==> flow/design.v <==
module alu (
    input               i_clk,
    input               i_rst_n,
    input               i_valid,
    input signed [11:0] i_data_a,
    input signed [11:0] i_data_b,
    input        [2:0]  i_inst,
    output              o_valid,
    output       [11:0] o_data,
    output              o_overflow
);
reg  [11:0] o_data_w, o_data_r;
reg         o_valid_w, o_valid_r;
reg         o_overflow_w, o_overflow_r;
reg  [19:0] data_old;
reg         overflow_old;
wire [12:0] data_add, data_sub, data_mean;
wire [23:0] data_mul;
wire [19:0] data_mul_round;
wire [20:0] data_mac;
wire [11:0] data_a_abs, data_b_abs;
assign o_valid = o_valid_r;
assign o_data = o_data_r;
assign o_overflow = o_overflow_r;
assign data_add = {i_data_a[11], i_data_a} + {i_data_b[11], i_data_b};
assign data_sub = {i_data_a[11], i_data_a} - {i_data_b[11], i_data_b};
assign data_mul = {{12{i_data_a[11]}}, i_data_a} * {{12{i_data_b[11]}}, i_data_b};
assign data_mul_round = {data_mul[23], data_mul[23:5]} + {19'd0, data_mul[4]};
assign data_mac = {data_mul_round[19], data_mul_round} + {data_old[19], data_old};
assign data_mean = data_add >> 1;
assign data_a_abs = i_data_a[11]? ~(i_data_a)+12'd1: i_data_a;
assign data_b_abs = i_data_b[11]? ~(i_data_b)+12'd1: i_data_b;
always@(*) begin
  o_data_w = 12'd0;
  o_valid_w = i_valid;
  o_overflow_w = 1'b0;
  case(i_inst)
    3'b000: begin  
      o_overflow_w = ^data_add[12:11];
      o_data_w = data_add[11:0];
    end
    3'b001: begin  
      o_overflow_w = ^data_sub[12:11];
      o_data_w = data_sub[11:0];
    end
    3'b010: begin  
      o_data_w = data_mul_round[11:0];
      o_overflow_w = ~(data_mul_round[19:11] == 9'b1_1111_1111 | data_mul_round[19:11] == 9'b0_0000_0000);
    end
    3'b011: begin  
      o_data_w = data_mac[11:0]; 
      o_overflow_w = ~(data_mac[20:11] == 10'b11_1111_1111 | data_mac[20:11] == 10'b00_0000_0000) | overflow_old;
    end
    3'b100: begin  
      o_data_w = ~(i_data_a ^ i_data_b);
    end
    3'b101: begin  
      o_data_w = ~i_data_a[11]? i_data_a: 12'd0;
    end
    3'b110: begin  
      o_data_w = data_mean[11:0];
    end
    3'b111: begin  
      o_data_w = (data_a_abs >= data_b_abs)? data_a_abs: data_b_abs;
    end
  endcase
end
always@(posedge i_clk or negedge i_rst_n) begin
  if(~i_rst_n) begin
    o_data_r <= 12'd0;
    o_overflow_r <= 1'b0;
    o_valid_r <= 1'b0;
  end 
  else begin
    o_data_r <= o_data_w;
    o_overflow_r <= o_overflow_w;
    o_valid_r <= o_valid_w;
  end
end
always@(posedge i_clk or negedge i_rst_n) begin
  if(~i_rst_n) begin
    data_old <= 20'd0;
    overflow_old <= 1'b0;
  end
  else if(i_valid) begin
    if(i_inst == 3'b011)begin
      data_old <= {{8{o_data_w[11]}}, o_data_w};
      overflow_old <= o_overflow_w;
    end
    else begin
      data_old <= 20'd0;
      overflow_old <= 1'b0;
    end
  end
end
endmodule
======== Step by step through the tools: alu ========
The steps from the RTL of alu to its reports follow in flow order.
Line numbers count from 1 in the design file above.
Operators carry their Yosys type and port widths (W data, S select, Z words).
Not given: -
inputs
  design top .............................. alu
  clock ................................... i_clk
  cell library ............................ sky130hd
  corner .................................. tt_025C_1v80

======== Word-level counts ========
Source: Yosys, flattened and elaborated, memories not mapped. Widths are those after wreduce. Registers that Yosys merges into a memory's read port (data or address) are not register bits. Print and check cells do not count. Equal cells are merged and count once.
bit counts
  input bits .............................. 30
  bits in registers ....................... 35
  elaborated cells ........................ 45
operators by class
  equality and inequality tests ........... 9
  magnitude comparators ................... 1
  reductions and logical operators ........ 6
  muxes and demuxes ....................... 8
  multiply operators ...................... 1
  bitwise gates (word level) .............. 9
  $add $sub $neg .......................... 6
operators by type and width
  operator                 number
  $mul A12 B12 Y24         1
  $pmux W12 S8             1
  $not A12 Y12             3
  $mux W12                 3
  $add A12 B1 Y12 const B  2
  $add A20 B20 Y21         1
  $add A19 B2 Y20          1
  $mux W20                 1
  $add A12 B12 Y13         1
  $sub A12 B12 Y13         1
  $ge A12 B12 Y1           1
  $xor A12 B12 Y12         1
  $eq A3 B3 Y1 const B     4
  $mux W11                 1
  $eq A10 B10 Y1 const B   1
  $logic_not A10 Y1        1
  $eq A9 B9 Y1 const B     1
  $logic_not A9 Y1         1
  $eq A3 B2 Y1 const B     2
  $pmux W1 S5              1
  $reduce_xor A2 Y1        2
  $reduce_or A4 Y1         1
  $or A1 B1 Y1             3
  $eq A3 B1 Y1 const B     1
  $logic_not A3 Y1         1
  $not A1 Y1               2
  $mux W1                  1

======== Logic depth ========
Yosys ltp: most cells in a row. Word level: on the elaborated netlist, between registers, memories and ports. Mapped: between sequential cells and ports; inverters and the memories' decode and read muxes count.
logic depth
  depth after elaboration ................. 9
  ABC_AREA ................................ 0
  gate-level depth with buffers ........... 34

======== Synthesis result ========
Yosys stat after the flow's synthesis: flattened, memories mapped to cells. It holds for the ABC_AREA given above (unset counts as 0); a run with the other value may have another netlist.
mapped netlist
  flip-flops .............................. 27
  cell area after synthesis ............... 10472.5 µm²
  cells in the netlist .................... 1312
  buffers ................................. 54
cells by type
  cell                       number  total area (µm²)
  sky130_fd_sc_hd__fa_1      141     2.82E+03
  sky130_fd_sc_hd__ha_1      108     1.35E+03
  sky130_fd_sc_hd__inv_1     217     814.531
  sky130_fd_sc_hd__dfrtp_1   27      675.648
  sky130_fd_sc_hd__xnor2_1   58      507.987
  sky130_fd_sc_hd__nand2_1   135     506.736
  sky130_fd_sc_hd__a21oi_1   72      360.346
  sky130_fd_sc_hd__nor2_1    86      322.81
  sky130_fd_sc_hd__xor2_1    27      236.477
  sky130_fd_sc_hd__and2_1    34      212.704
  sky130_fd_sc_hd__o21ai_0   40      200.192
  sky130_fd_sc_hd__clkbuf_1  51      191.434
  sky130_fd_sc_hd__nor3_1    30      150.144
  sky130_fd_sc_hd__nand3_1   28      140.134
  sky130_fd_sc_hd__nand2b_1  20      125.12
  sky130_fd_sc_hd__a21o_1    16      120.115
  sky130_fd_sc_hd__nor2b_1   17      106.352
  sky130_fd_sc_hd__o211ai_1  14      105.101
Not listed: further types 55, cells in them 191.

======== Worst setup path after synthesis ========
Path of least setup slack by OpenSTA after synthesis, without wires, with an ideal clock, recovery checks aside; 20% of the period is set as input and as output delay. Where synthesis merged equal registers, the netlist keeps one of their names.
timing path post-synthesis
  kind .................................... input port to flip-flop
  start point ............................. input i_data_a[11]
  end point ............................... register overflow_old
  path slack .............................. 0.013 ns
  stages on the path ...................... 33
  period .................................. 10.0 ns
  data required time ...................... 9.856 ns
  launch time at the first pin ............ 2.000 ns
  delay of the path ....................... 7.987 ns
  input delay ............................. 2.000 ns
  path buffers ............................ 3
  arrival time ............................ 9.843 ns
  synthesis period reached ................ 9.987 ns
"delay of the path" is the arrival time less input delay plus setup time.
"stages on the path" counts driving pins, that of a launching flip-flop among them; a cell with two outputs on the path counts twice.
"synthesis period reached" is the clock period less the worst setup slack; recovery checks do not enter. This is arithmetic on one report: input and output delays are still those of the set period (20% each).
The rows between start and end are the longest chain of elaborated cells between them; the timing report does not say that the signal goes this way. Where chains are equally long, one stands for them.
Each line given opens the expression or statement behind the cell; cells for indexed reads and writes are added by Yosys, which also makes memories of some case tables.
A register here has more assigning lines than the two given.
between the ends, post-synthesis
  cell sequence ........................... sky130_fd_sc_hd__clkbuf_1 -> sky130_fd_sc_hd__clkbuf_1 -> sky130_fd_sc_hd__nand2_1 -> sky130_fd_sc_hd__inv_1 -> sky130_fd_sc_hd__fa_1 -> sky130_fd_sc_hd__ha_1 -> sky130_fd_sc_hd__inv_1 -> sky130_fd_sc_hd__fa_1 -> sky130_fd_sc_hd__inv_1 -> sky130_fd_sc_hd__fa_1 -> sky130_fd_sc_hd__inv_1 -> sky130_fd_sc_hd__fa_1 -> sky130_fd_sc_hd__inv_1 -> sky130_fd_sc_hd__ha_1 -> sky130_fd_sc_hd__a21o_1 -> sky130_fd_sc_hd__nor3_1 -> sky130_fd_sc_hd__nand3_1 -> sky130_fd_sc_hd__a221o_1 -> sky130_fd_sc_hd__nor4b_4 -> sky130_fd_sc_hd__and4_1 -> sky130_fd_sc_hd__nor2_1 -> sky130_fd_sc_hd__ha_1 -> sky130_fd_sc_hd__clkbuf_1 -> sky130_fd_sc_hd__and2_1 -> sky130_fd_sc_hd__o311ai_0 -> sky130_fd_sc_hd__a21oi_1 -> sky130_fd_sc_hd__a41o_1 -> sky130_fd_sc_hd__a21o_1 -> sky130_fd_sc_hd__nand2_1 -> sky130_fd_sc_hd__a31o_2 -> sky130_fd_sc_hd__or4_1 -> sky130_fd_sc_hd__nor3b_1 -> sky130_fd_sc_hd__o32ai_1
  cells in the longest elaborated chain ... 9
  elaborated cells on any way between the ends .. 18
  source lines of those cells ............. 11
ends and longest elaborated chain, post-synthesis
  what              RTL line  source
  start, declared   5         input signed [11:0] i_data_a,
  $mul A12 B12 Y24  27        assign data_mul = {{12{i_data_a[11]}}, i_data_a} * {{12{i_data_b[11]}}, i_data_b};
  $add A19 B2 Y20   28        assign data_mul_round = {data_mul[23], data_mul[23:5]} + {19'd0, data_mul[4]};
  $add A20 B20 Y21  29        assign data_mac = {data_mul_round[19], data_mul_round} + {data_old[19], data_old};
  $eq A10 B10 Y1    52        o_overflow_w = ~(data_mac[20:11] == 10'b11_1111_1111 | data_mac[20:11] == 10'b00_0000_0000) | overflow_old;
  $or A1 B1 Y1      52
  $not A1 Y1        52
  $or A1 B1 Y1      52
  $pmux W1 S5       37        case(i_inst)
  $mux W1           86        if(i_inst == 3'b011)begin
  end, assigned     83        overflow_old <= 1'b0;
  end, assigned     88        overflow_old <= o_overflow_w;
  end, declared     16        reg         overflow_old;

======== Path in the finished layout ========
From the final timing report of record 1: the path of least setup slack in the routed layout; clock arrival at registers is part of the times.
timing path post-layout
  kind .................................... input port to flip-flop
  start point ............................. input i_data_b[4]
  end point ............................... register overflow_old
  data required time ...................... 9.47 ns
  path buffers ............................ 3
  period .................................. 9.36 ns
  path slack .............................. -0.20 ns
  stages on the path ...................... 31
  arrival time ............................ 9.67 ns
  launch time at the first pin ............ 1.87 ns
  input delay ............................. 1.87 ns
The rows between start and end are the longest chain of elaborated cells between them; the timing report does not say that the signal goes this way. Where chains are equally long, one stands for them.
A register here has more assigning lines than the two given.
between the ends, post-layout
  cell sequence ........................... sky130_fd_sc_hd__dlymetal6s2s_1 -> sky130_fd_sc_hd__buf_6 -> sky130_fd_sc_hd__nand2_1 -> sky130_fd_sc_hd__fa_1 -> sky130_fd_sc_hd__fa_1 -> sky130_fd_sc_hd__inv_1 -> sky130_fd_sc_hd__fa_1 -> sky130_fd_sc_hd__fa_1 -> sky130_fd_sc_hd__inv_1 -> sky130_fd_sc_hd__fa_1 -> sky130_fd_sc_hd__inv_1 -> sky130_fd_sc_hd__ha_4 -> sky130_fd_sc_hd__a21o_1 -> sky130_fd_sc_hd__nor3_2 -> sky130_fd_sc_hd__nand3_2 -> sky130_fd_sc_hd__a221o_1 -> sky130_fd_sc_hd__nor4b_4 -> sky130_fd_sc_hd__buf_4 -> sky130_fd_sc_hd__and2_0 -> sky130_fd_sc_hd__nand4_1 -> sky130_fd_sc_hd__xor2_1 -> sky130_fd_sc_hd__ha_1 -> sky130_fd_sc_hd__a21oi_1 -> sky130_fd_sc_hd__o21ai_0 -> sky130_fd_sc_hd__a41o_1 -> sky130_fd_sc_hd__a21o_1 -> sky130_fd_sc_hd__xnor2_2 -> sky130_fd_sc_hd__o2111ai_1 -> sky130_fd_sc_hd__or4_4 -> sky130_fd_sc_hd__nor3b_2 -> sky130_fd_sc_hd__o32ai_1
  cells in the longest elaborated chain ... 9
  elaborated cells on any way between the ends .. 18
  source lines of those cells ............. 11
ends and longest elaborated chain, post-layout
  what              RTL line  source
  start, declared   6         input signed [11:0] i_data_b,
  $mul A12 B12 Y24  27        assign data_mul = {{12{i_data_a[11]}}, i_data_a} * {{12{i_data_b[11]}}, i_data_b};
  $add A19 B2 Y20   28        assign data_mul_round = {data_mul[23], data_mul[23:5]} + {19'd0, data_mul[4]};
  $add A20 B20 Y21  29        assign data_mac = {data_mul_round[19], data_mul_round} + {data_old[19], data_old};
  $eq A10 B10 Y1    52        o_overflow_w = ~(data_mac[20:11] == 10'b11_1111_1111 | data_mac[20:11] == 10'b00_0000_0000) | overflow_old;
  $or A1 B1 Y1      52
  $not A1 Y1        52
  $or A1 B1 Y1      52
  $pmux W1 S5       37        case(i_inst)
  $mux W1           86        if(i_inst == 3'b011)begin
  end, assigned     83        overflow_old <= 1'b0;
  end, assigned     88        overflow_old <= o_overflow_w;
  end, declared     16        reg         overflow_old;

Flow measurements of alu on sky130hd: 2 stored runs with different settings, listed in no order. Input and output delays are each 20% of the period that was set; the output load is 0.01 pF.
"achieved clock period (ns)" = clock period - worst setup slack. The figure is calculated, with input and output delays left at 20% of the set period.

Flow files of record 1
==> flow/run.sh <==
#!/bin/bash
# the make line also repeats the synthesis and layout settings of config.mk as NAME=value (left out here)
make -C /OpenROAD-flow-scripts/flow DESIGN_CONFIG=/design/flow/config.mk WORK_HOME=/design/flow/orfs CLKGATE_MAP_FILE= finish
==> flow/config.mk <==
export PLATFORM = sky130hd
export DESIGN_NAME = alu
export DESIGN_NICKNAME = alu
export VERILOG_FILES = /design/flow/design.v
export SDC_FILE = /design/flow/constraint.sdc
export NUM_CORES = 4
export LEC_CHECK = 0
export CAP_MARGIN = 20
export CELL_PAD_IN_SITES_DETAIL_PLACEMENT = 1
export CELL_PAD_IN_SITES_GLOBAL_PLACEMENT = 0
export CORE_MARGIN = 2
export CORE_UTILIZATION = 40
export CTS_CLUSTER_DIAMETER = 219
export GPL_ROUTABILITY_DRIVEN = 1
export GPL_TIMING_DRIVEN = 1
export MAX_ROUTING_LAYER = met5
export SETUP_SLACK_MARGIN = -0.3
export SLEW_MARGIN = 20
==> flow/constraint.sdc <==
create_clock -name core_clock -period 9.36 [get_ports {i_clk}]
set_input_delay 1.8720 -clock core_clock [delete_from_list [all_inputs] [get_ports {i_clk}]]
set_output_delay 1.8720 -clock core_clock [all_outputs]
set_load 0.01 [all_outputs]

report of record 1
yosys chip area after synthesis (um^2): 10472.5
finish__design__die__area: 27491.3
finish__design__instance__utilization: 0.5214
finish__timing__setup__ws: -0.203
finish__timing__hold__ws: 0.520
achieved clock period (ns): 9.563

Flow files of record 2
==> flow/run.sh <==
#!/bin/bash
# the make line also repeats the synthesis and layout settings of config.mk as NAME=value (left out here)
make -C /OpenROAD-flow-scripts/flow DESIGN_CONFIG=/design/flow/config.mk WORK_HOME=/design/flow/orfs CLKGATE_MAP_FILE= finish
==> flow/config.mk <==
export PLATFORM = sky130hd
export DESIGN_NAME = alu
export DESIGN_NICKNAME = alu
export VERILOG_FILES = /design/flow/design.v
export SDC_FILE = /design/flow/constraint.sdc
export NUM_CORES = 4
export LEC_CHECK = 0
export ABC_AREA = 1
export CAP_MARGIN = 15
export CELL_PAD_IN_SITES_DETAIL_PLACEMENT = 0
export CORE_ASPECT_RATIO = 0.96
export CORE_MARGIN = 7
export CORE_UTILIZATION = 21
export CTS_CLUSTER_DIAMETER = 94
export GPL_ROUTABILITY_DRIVEN = 0
export GPL_TIMING_DRIVEN = 1
export MAX_ROUTING_LAYER = met5
export MIN_ROUTING_LAYER = met1
export PLACE_DENSITY_LB_ADDON = 0.04
export SETUP_SLACK_MARGIN = 1.43
export SLEW_MARGIN = 20
==> flow/constraint.sdc <==
create_clock -name core_clock -period 11.2 [get_ports {i_clk}]
set_input_delay 2.2400 -clock core_clock [delete_from_list [all_inputs] [get_ports {i_clk}]]
set_output_delay 2.2400 -clock core_clock [all_outputs]
set_load 0.01 [all_outputs]

report of record 2
yosys chip area after synthesis (um^2): 11323.4
finish__design__die__area: 60619.1
finish__design__instance__utilization: 0.2467
finish__timing__setup__ws: 1.868
finish__timing__hold__ws: 0.501
achieved clock period (ns): 9.332
